==> flow/design.v <==
module complex_adder_subtractor #(
    parameter WIDTH=32
) (
    input [WIDTH-1:0] a,
    input [WIDTH-1:0] b,
    input addNotSub,
    output reg [WIDTH-1:0] result
);
    always @(*) begin
        if (addNotSub) begin
            result[WIDTH-1:WIDTH/2] = a[WIDTH-1:WIDTH/2] + b[WIDTH-1:WIDTH/2];
            result[WIDTH/2-1:0] = a[WIDTH/2-1:0] + b[WIDTH/2-1:0];
        end else begin
            result[WIDTH-1:WIDTH/2] = a[WIDTH-1:WIDTH/2] - b[WIDTH-1:WIDTH/2];
            result[WIDTH/2-1:0] = a[WIDTH/2-1:0] - b[WIDTH/2-1:0];
        end
    end
endmodule
module complex_multiplier #(
    parameter WIDTH=32
) (
    input [WIDTH-1:0] a,
    input [WIDTH-1:0] b,
    output [2*WIDTH-1:0] result
);
    wire signed [WIDTH-1:0] a_real = { {(WIDTH/2+1){a[WIDTH/2-1]}}, a[WIDTH/2-1:0] };
    wire signed [WIDTH-1:0] b_real = { {(WIDTH/2+1){b[WIDTH/2-1]}}, b[WIDTH/2-1:0] };
    wire signed [WIDTH-1:0] a_img = { {(WIDTH/2+1){a[WIDTH-1]}}, a[WIDTH-1:WIDTH/2] };
    wire signed [WIDTH-1:0] b_img = { {(WIDTH/2+1){b[WIDTH-1]}}, b[WIDTH-1:WIDTH/2] };
    wire signed [WIDTH-1:0] result_real = a_real * b_real - a_img * b_img;
    wire signed [WIDTH-1:0] result_img = a_real * b_img + a_img * b_real;
    assign result[WIDTH-1:0] = result_real;
    assign result[2*WIDTH-1:WIDTH] = result_img;
endmodule
module complex_mean_square (
    input wire i_clk,
    input wire i_arst,
    input wire i_en,
    input wire [2:0] i_log2_samples,
    input wire        i_valid,
    input wire [31:0] i_y,
    input wire [31:0] i_y_hat,
    output reg        o_valid,
    output reg [63:0] o_data
);
    wire [31:0] y_diff_w;
    wire [63:0] sq_diff_complex_w;
    wire        sq_diff_valid_w;
    wire [63:0] sum_res_w;
    wire [8:0]  num_samples_w = 1 << i_log2_samples;
    reg [8:0]  sample_rx_cnt_r;
    reg [8:0]  sample_proc_cnt_r;
    reg [1:0]  state_r, next_state_r;
    localparam S_IDLE      = 2'b00;
    localparam S_INIT      = 2'b01;
    localparam S_COMPUTING = 2'b10;
    localparam S_FINALIZE  = 2'b11;
    complex_adder_subtractor #(.WIDTH(32)) y_difference_module (
        .a(i_y),
        .b(i_y_hat),
        .addNotSub(1'b0),
        .result(y_diff_w)
    );
    complex_multiplier cpow_calculator (
        .a(y_diff_w),
        .b(y_diff_w),
        .result(sq_diff_complex_w)
    );
    assign sq_diff_valid_w = i_valid;
    complex_adder_subtractor #(.WIDTH(64)) square_sum (
        .a(o_data),  
        .b(sq_diff_complex_w),
        .addNotSub(1'b1),
        .result(sum_res_w)
    );
    always @(posedge i_clk or posedge i_arst) begin
        if (i_arst)
            state_r <= S_IDLE;
        else
            state_r <= next_state_r;
    end
    always @(*) begin
        next_state_r = state_r;
        case (state_r)
            S_IDLE:      if (i_en) next_state_r = S_INIT;
            S_INIT:      next_state_r = S_COMPUTING;
            S_COMPUTING: if (sample_rx_cnt_r == num_samples_w && sample_proc_cnt_r == num_samples_w)
                             next_state_r = S_FINALIZE;
            S_FINALIZE:  next_state_r = S_IDLE;
            default:     next_state_r = S_IDLE;
        endcase
    end
    always @(posedge i_clk or posedge i_arst) begin
        if (i_arst) begin
            o_valid           <= 1'b0;
            o_data            <= 64'b0;
            sample_rx_cnt_r   <= 9'b0;
            sample_proc_cnt_r <= 9'b0;
        end else begin
            o_valid <= 1'b0;  
            case (state_r)
                S_INIT: begin
                    o_data            <= 64'b0;
                    sample_rx_cnt_r   <= 9'b0;
                    sample_proc_cnt_r <= 9'b0;
                end
                S_COMPUTING: begin
                    sample_rx_cnt_r <= sample_rx_cnt_r;
                    sample_proc_cnt_r <= sample_proc_cnt_r;
                    if (i_valid && sample_rx_cnt_r < num_samples_w) begin
                        sample_rx_cnt_r <= sample_rx_cnt_r + 1;
                    end
                    if (sq_diff_valid_w && !(sample_proc_cnt_r == num_samples_w)) begin
                        sample_proc_cnt_r <= sample_proc_cnt_r + 1;
                        o_data <= sum_res_w;
                    end
                end
                S_FINALIZE: begin
					o_valid        <= 1'b1;  
					o_data[31:0]   <= $signed(o_data[31:0]) >>> i_log2_samples;
					o_data[63:32]  <= $signed(o_data[63:32]) >>> i_log2_samples;
                end
            endcase
        end
    end
endmodule
## From RTL to reports: complex_mean_square

Tool output for the design above, in the order of the flow.
Line numbers count from 1 in the design file above.
Library cell names are shortened.
Not given: -

- Top module: complex_mean_square
- Clock input: i_clk
- Library: sky130hd
- Timing corner: tt_025C_1v80

## Word-level counts

Source: Yosys, flattened and elaborated, memories not mapped. Widths are those after wreduce. Registers that Yosys merges into a memory's read port (data or address) are not register bits. Print and check cells do not count. Equal cells are merged and count once.

- Register bits after elaboration: 85
- Output and inout port bits: 65

- Shift operators: 3
- Order comparisons: 1
- Reduce/logical cells: 11
- Equality and inequality tests: 9
- $mul: 3
- Mux-type cells: 12
- $add $sub $neg: 8

Operator list:

| kind | number |
|---|---|
| 16-bit by 16-bit multiplier with 32-bit output | 3 |
| 32-bit parallel mux with 3-bit select | 2 |
| 32-bit adder | 3 |
| 32-bit by 3-bit >>> shifter with 32-bit output | 2 |
| 32-bit two-way mux | 2 |
| 9-bit parallel mux with 2-bit select | 2 |
| 16-bit subtractor | 2 |
| 32-bit subtractor | 1 |
| 9-bit by 1-bit adder with 9-bit output (second input constant) | 2 |
| 9-bit equality test | 2 |
| 9-bit two-way mux | 2 |
| 2-bit by 3-bit << shifter with 9-bit output (first input constant) | 1 |
| 9-bit less-than comparator | 1 |
| 2-bit inequality test (second input constant) | 4 |
| 2-bit AND reduction | 4 |
| 2-bit parallel mux with 4-bit select | 1 |
| 2-bit equality test (second input constant) | 2 |
| 2-bit two-way mux | 2 |
| 1-bit logical AND | 3 |
| 3-bit nonzero test | 1 |
| 2-bit by 1-bit equality test with 1-bit output (second input constant) | 1 |
| 2-bit logical NOT | 1 |
| 2-bit nonzero test | 1 |
| 1-bit logical NOT | 1 |
| 1-bit two-way mux | 1 |

## Logic depth

Yosys ltp: most cells in a row. Word level: on the elaborated netlist, between registers, memories and ports. Mapped: between sequential cells and ports; inverters and the memories' decode and read muxes count.

- Depth in word-level cells: 6
- ABC_AREA: 1
- Mapped depth: 50

## After synthesis

Yosys stat after the flow's synthesis: flattened, memories mapped to cells. It holds for the ABC_AREA given above (unset counts as 0); a run with the other value may have another netlist.
Totals and module areas in this step are rounded.

Cell types:

| cell type | number | area in all (um2) |
|---|---|---|
| fa_1 | 824 | 1.65E+04 |
| inv_1 | 1175 | 4410.48 |
| ha_1 | 317 | 3.97E+03 |
| nand2_1 | 868 | 3.26E+03 |
| dfrtp_1 | 86 | 2.15E+03 |
| nor2_1 | 513 | 1.93E+03 |
| o21ai_0 | 189 | 945.907 |
| a21oi_1 | 188 | 940.902 |
| nand3_1 | 153 | 765.734 |
| xor2_1 | 48 | 420.403 |
| clkbuf_1 | 110 | 412.896 |
| xnor2_1 | 33 | 289.027 |
| a31oi_1 | 39 | 243.984 |
| nand4_1 | 33 | 206.448 |
| nor3_1 | 31 | 155.149 |
| or2_2 | 22 | 137.632 |
| o211ai_1 | 18 | 135.13 |
| buf_6 | 9 | 101.347 |

Other cell types: 36; their cells: 166.

- Mapped flip-flops: 87
- Cell count: 4822
- Mapped area: 38100 um2
- Buffer cells: 155

## Timing after synthesis

OpenSTA on the mapped netlist: ideal clock, no wires. The path of least setup slack (recovery checks aside). Input and output delay are each 20% of the period. Register names are those of the netlist, which keeps one name where synthesis merged equal registers.

- Kind: input-to-reg
- Start point: in i_y_hat[26]
- End point: reg o_data[24]
- Setup time: 0.124 ns
- Path delay: 8.113 ns
- Slack: 2.688 ns
- Period: 13.5 ns
- Required time: 13.376 ns
- Path buffers: 1
- Stages: 35
- Data arrival time: 10.689 ns
- Synthesis period reached: 10.812 ns

"path delay" = arrival - input delay + setup time.
"stages": output pins that drive a net of the path, with the launching flip-flop's if there is one; two outputs of one cell count as two.
"synthesis period reached" = period - worst setup slack (recovery checks aside). The figure is calculated, with input and output delays left at 20% of the set period.
Between the ends stands the longest chain of elaborated cells between them, by number of cells; it is not shown to be the way that was timed. Of several equally long chains one is given.
A line is the first line of the expression or statement that the cell stems from. Yosys adds cells for indexed reads and writes and turns some case tables into memories.
A register here has more assigning lines than the two given.

- Cells stage by stage: inv_1 -> ha_1 -> nand2_1 -> inv_1 -> nand2_1 -> nand2_1 -> a21oi_1 -> nand2_1 -> nand2_1 -> nand2_1 -> clkbuf_1 -> nor2_1 -> inv_1 -> fa_1 -> fa_1 -> fa_1 -> inv_1 -> fa_1 -> fa_1 -> fa_1 -> fa_1 -> inv_1 -> fa_1 -> ha_1 -> a21oi_1 -> nor2_1 -> nor2_1 -> nor2_1 -> nor2_1 -> nand3_1 -> nand2_1 -> nand2_1 -> or2_2 -> nand3_1 -> a21oi_1
- Cells in the longest elaborated chain: 6

RTL lines, path post-synthesis:

| item | RTL line | source |
|---|---|---|
| start, declared | 42 | `input wire [31:0] i_y_hat,` |
| 16-bit subtractor | 14 | `result[WIDTH-1:WIDTH/2] = a[WIDTH-1:WIDTH/2] - b[WIDTH-1:WIDTH/2];` |
| 16-bit by 16-bit multiplier with 32-bit output | 30 | `wire signed [WIDTH-1:0] result_real = a_real * b_real - a_img * b_img;` |
| 32-bit subtractor | 30 |  |
| 32-bit adder | 12 | `result[WIDTH/2-1:0] = a[WIDTH/2-1:0] + b[WIDTH/2-1:0];` |
| 32-bit two-way mux | 113 | `if (sq_diff_valid_w && !(sample_proc_cnt_r == num_samples_w)) begin` |
| 32-bit parallel mux with 3-bit select | 101 | `case (state_r)` |
| end, assigned | 115 | `o_data <= sum_res_w;` |
| end, assigned | 120 | `o_data[31:0] <= $signed(o_data[31:0]) >>> i_log2_samples;` |
| end, declared | 44 | `output reg [63:0] o_data` |

## Path in the finished layout

From the final timing report of run A: the path of least setup slack in the routed layout; clock arrival at registers is part of the times.

- Kind: input-to-reg
- Start point: in i_y_hat[22]
- End point: reg o_data[61]
- Data arrival time: 10.14 ns
- Setup time: 0.06 ns
- Path buffers: 5
- Slack: -2.16 ns
- Stages: 45
- Required time: 7.98 ns
- Period: 7.64 ns

Between the ends stands the longest chain of elaborated cells between them, by number of cells; it is not shown to be the way that was timed. Of several equally long chains one is given.
A register here has more assigning lines than the two given.

- Cells stage by stage: clkdlybuf4s50_1 -> inv_1 -> ha_4 -> nand2_4 -> nand2_1 -> nand2_2 -> nand2_2 -> a31oi_4 -> inv_2 -> buf_6 -> or2_4 -> and2_4 -> clkinvlp_4 -> buf_6 -> nor2_2 -> fa_1 -> inv_2 -> fa_1 -> [... 9 more ...] -> nand2_4 -> inv_2 -> nand2_2 -> nor3_2 -> a21oi_2 -> o21ai_2 -> xor2_1 -> ha_1 -> nand2_2 -> buf_4 -> nor2_1 -> a21oi_2 -> nor2_2 -> nor4_2 -> nand2_1 -> a21oi_2 -> o21ai_2 -> a21oi_2
- Cells in the longest elaborated chain: 6

RTL lines, path post-layout:

| item | RTL line | source |
|---|---|---|
| start, declared | 42 | `input wire [31:0] i_y_hat,` |
| 16-bit subtractor | 14 | `result[WIDTH-1:WIDTH/2] = a[WIDTH-1:WIDTH/2] - b[WIDTH-1:WIDTH/2];` |
| 16-bit by 16-bit multiplier with 32-bit output | 31 | `wire signed [WIDTH-1:0] result_img = a_real * b_img + a_img * b_real;` |
| 32-bit adder | 31 |  |
| 32-bit adder | 11 | `result[WIDTH-1:WIDTH/2] = a[WIDTH-1:WIDTH/2] + b[WIDTH-1:WIDTH/2];` |
| 32-bit two-way mux | 113 | `if (sq_diff_valid_w && !(sample_proc_cnt_r == num_samples_w)) begin` |
| 32-bit parallel mux with 3-bit select | 101 | `case (state_r)` |
| end, assigned | 115 | `o_data <= sum_res_w;` |
| end, assigned | 121 | `o_data[63:32] <= $signed(o_data[63:32]) >>> i_log2_samples;` |
| end, declared | 44 | `output reg [63:0] o_data` |

Ticket comment

4 stored runs of complex_mean_square in the flow (synthesis by Yosys, layout by OpenROAD, sky130hd cells), in arbitrary order. Constraints: input delay and output delay 20% of the set period each, output load 0.01 pF.
By "time used up by the worst setup path" is meant the share of the clock period that the worst setup path is allowed (20% is reserved at inputs, 20% at outputs), minus its slack. Clock arrival times at its registers enter into it.
Measured values are rounded.

### Run A

Settings: `ABC_AREA=1`, `CAP_MARGIN=25`, `CELL_PAD_IN_SITES_DETAIL_PLACEMENT=2`, `CORE_ASPECT_RATIO=0.54`, `CORE_MARGIN=9`, `CORE_UTILIZATION=31`, `GPL_ROUTABILITY_DRIVEN=0`, `GPL_TIMING_DRIVEN=1`, `HOLD_SLACK_MARGIN=0.04`, `MAX_ROUTING_LAYER=met4`, `MIN_ROUTING_LAYER=met1`, `PLACE_DENSITY_LB_ADDON=0.02`, `SLEW_MARGIN=40`, `TNS_END_PERCENT=80`, `period_ns=7.64`

- Standard-cell area after routing: 54000 um2
- Area inside the die boundary: 136000 um2
- Time used up by the worst setup path: 8.27 ns
- Class of the worst setup path: input-to-reg
- Final utilization: 0.448
- Cell area after synthesis: 38100 um2
- Worst setup slack after layout: -2.16 ns

### Run B

Settings: `ABC_AREA=0`, `CAP_MARGIN=25`, `CELL_PAD_IN_SITES_DETAIL_PLACEMENT=0`, `CORE_ASPECT_RATIO=0.54`, `CORE_MARGIN=9`, `CORE_UTILIZATION=31`, `GPL_ROUTABILITY_DRIVEN=1`, `GPL_TIMING_DRIVEN=1`, `HOLD_SLACK_MARGIN=0.04`, `MAX_ROUTING_LAYER=met4`, `MIN_ROUTING_LAYER=met1`, `PLACE_DENSITY_LB_ADDON=0.02`, `SLEW_MARGIN=40`, `TNS_END_PERCENT=80`, `period_ns=7.64`

- Standard-cell area after routing: 48800 um2
- Area inside the die boundary: 132000 um2
- Time used up by the worst setup path: 9.04 ns
- Class of the worst setup path: input-to-reg
- Final utilization: 0.416
- Cell area after synthesis: 36900 um2
- Worst setup slack after layout: -2.93 ns

### Run C

Settings: `CORE_UTILIZATION=40`, `SETUP_SLACK_MARGIN=1.94`, `period_ns=13.1`, `CAP_MARGIN=20`, `CORE_MARGIN=2`, `SLEW_MARGIN=20`

- Standard-cell area after routing: 43100 um2
- Area inside the die boundary: 94600 um2
- Time used up by the worst setup path: 8.91 ns
- Class of the worst setup path: input-to-reg
- Final utilization: 0.471
- Cell area after synthesis: 36900 um2
- Worst setup slack after layout: 1.57 ns

### Run D

Settings: `CORE_UTILIZATION=40`, `period_ns=13.5`, `CAP_MARGIN=20`, `CORE_MARGIN=2`, `SLEW_MARGIN=20`

- Standard-cell area after routing: 40400 um2
- Area inside the die boundary: 94600 um2
- Time used up by the worst setup path: 10.22 ns
- Class of the worst setup path: input-to-reg
- Final utilization: 0.442
- Cell area after synthesis: 36900 um2
- Worst setup slack after layout: 0.584 ns
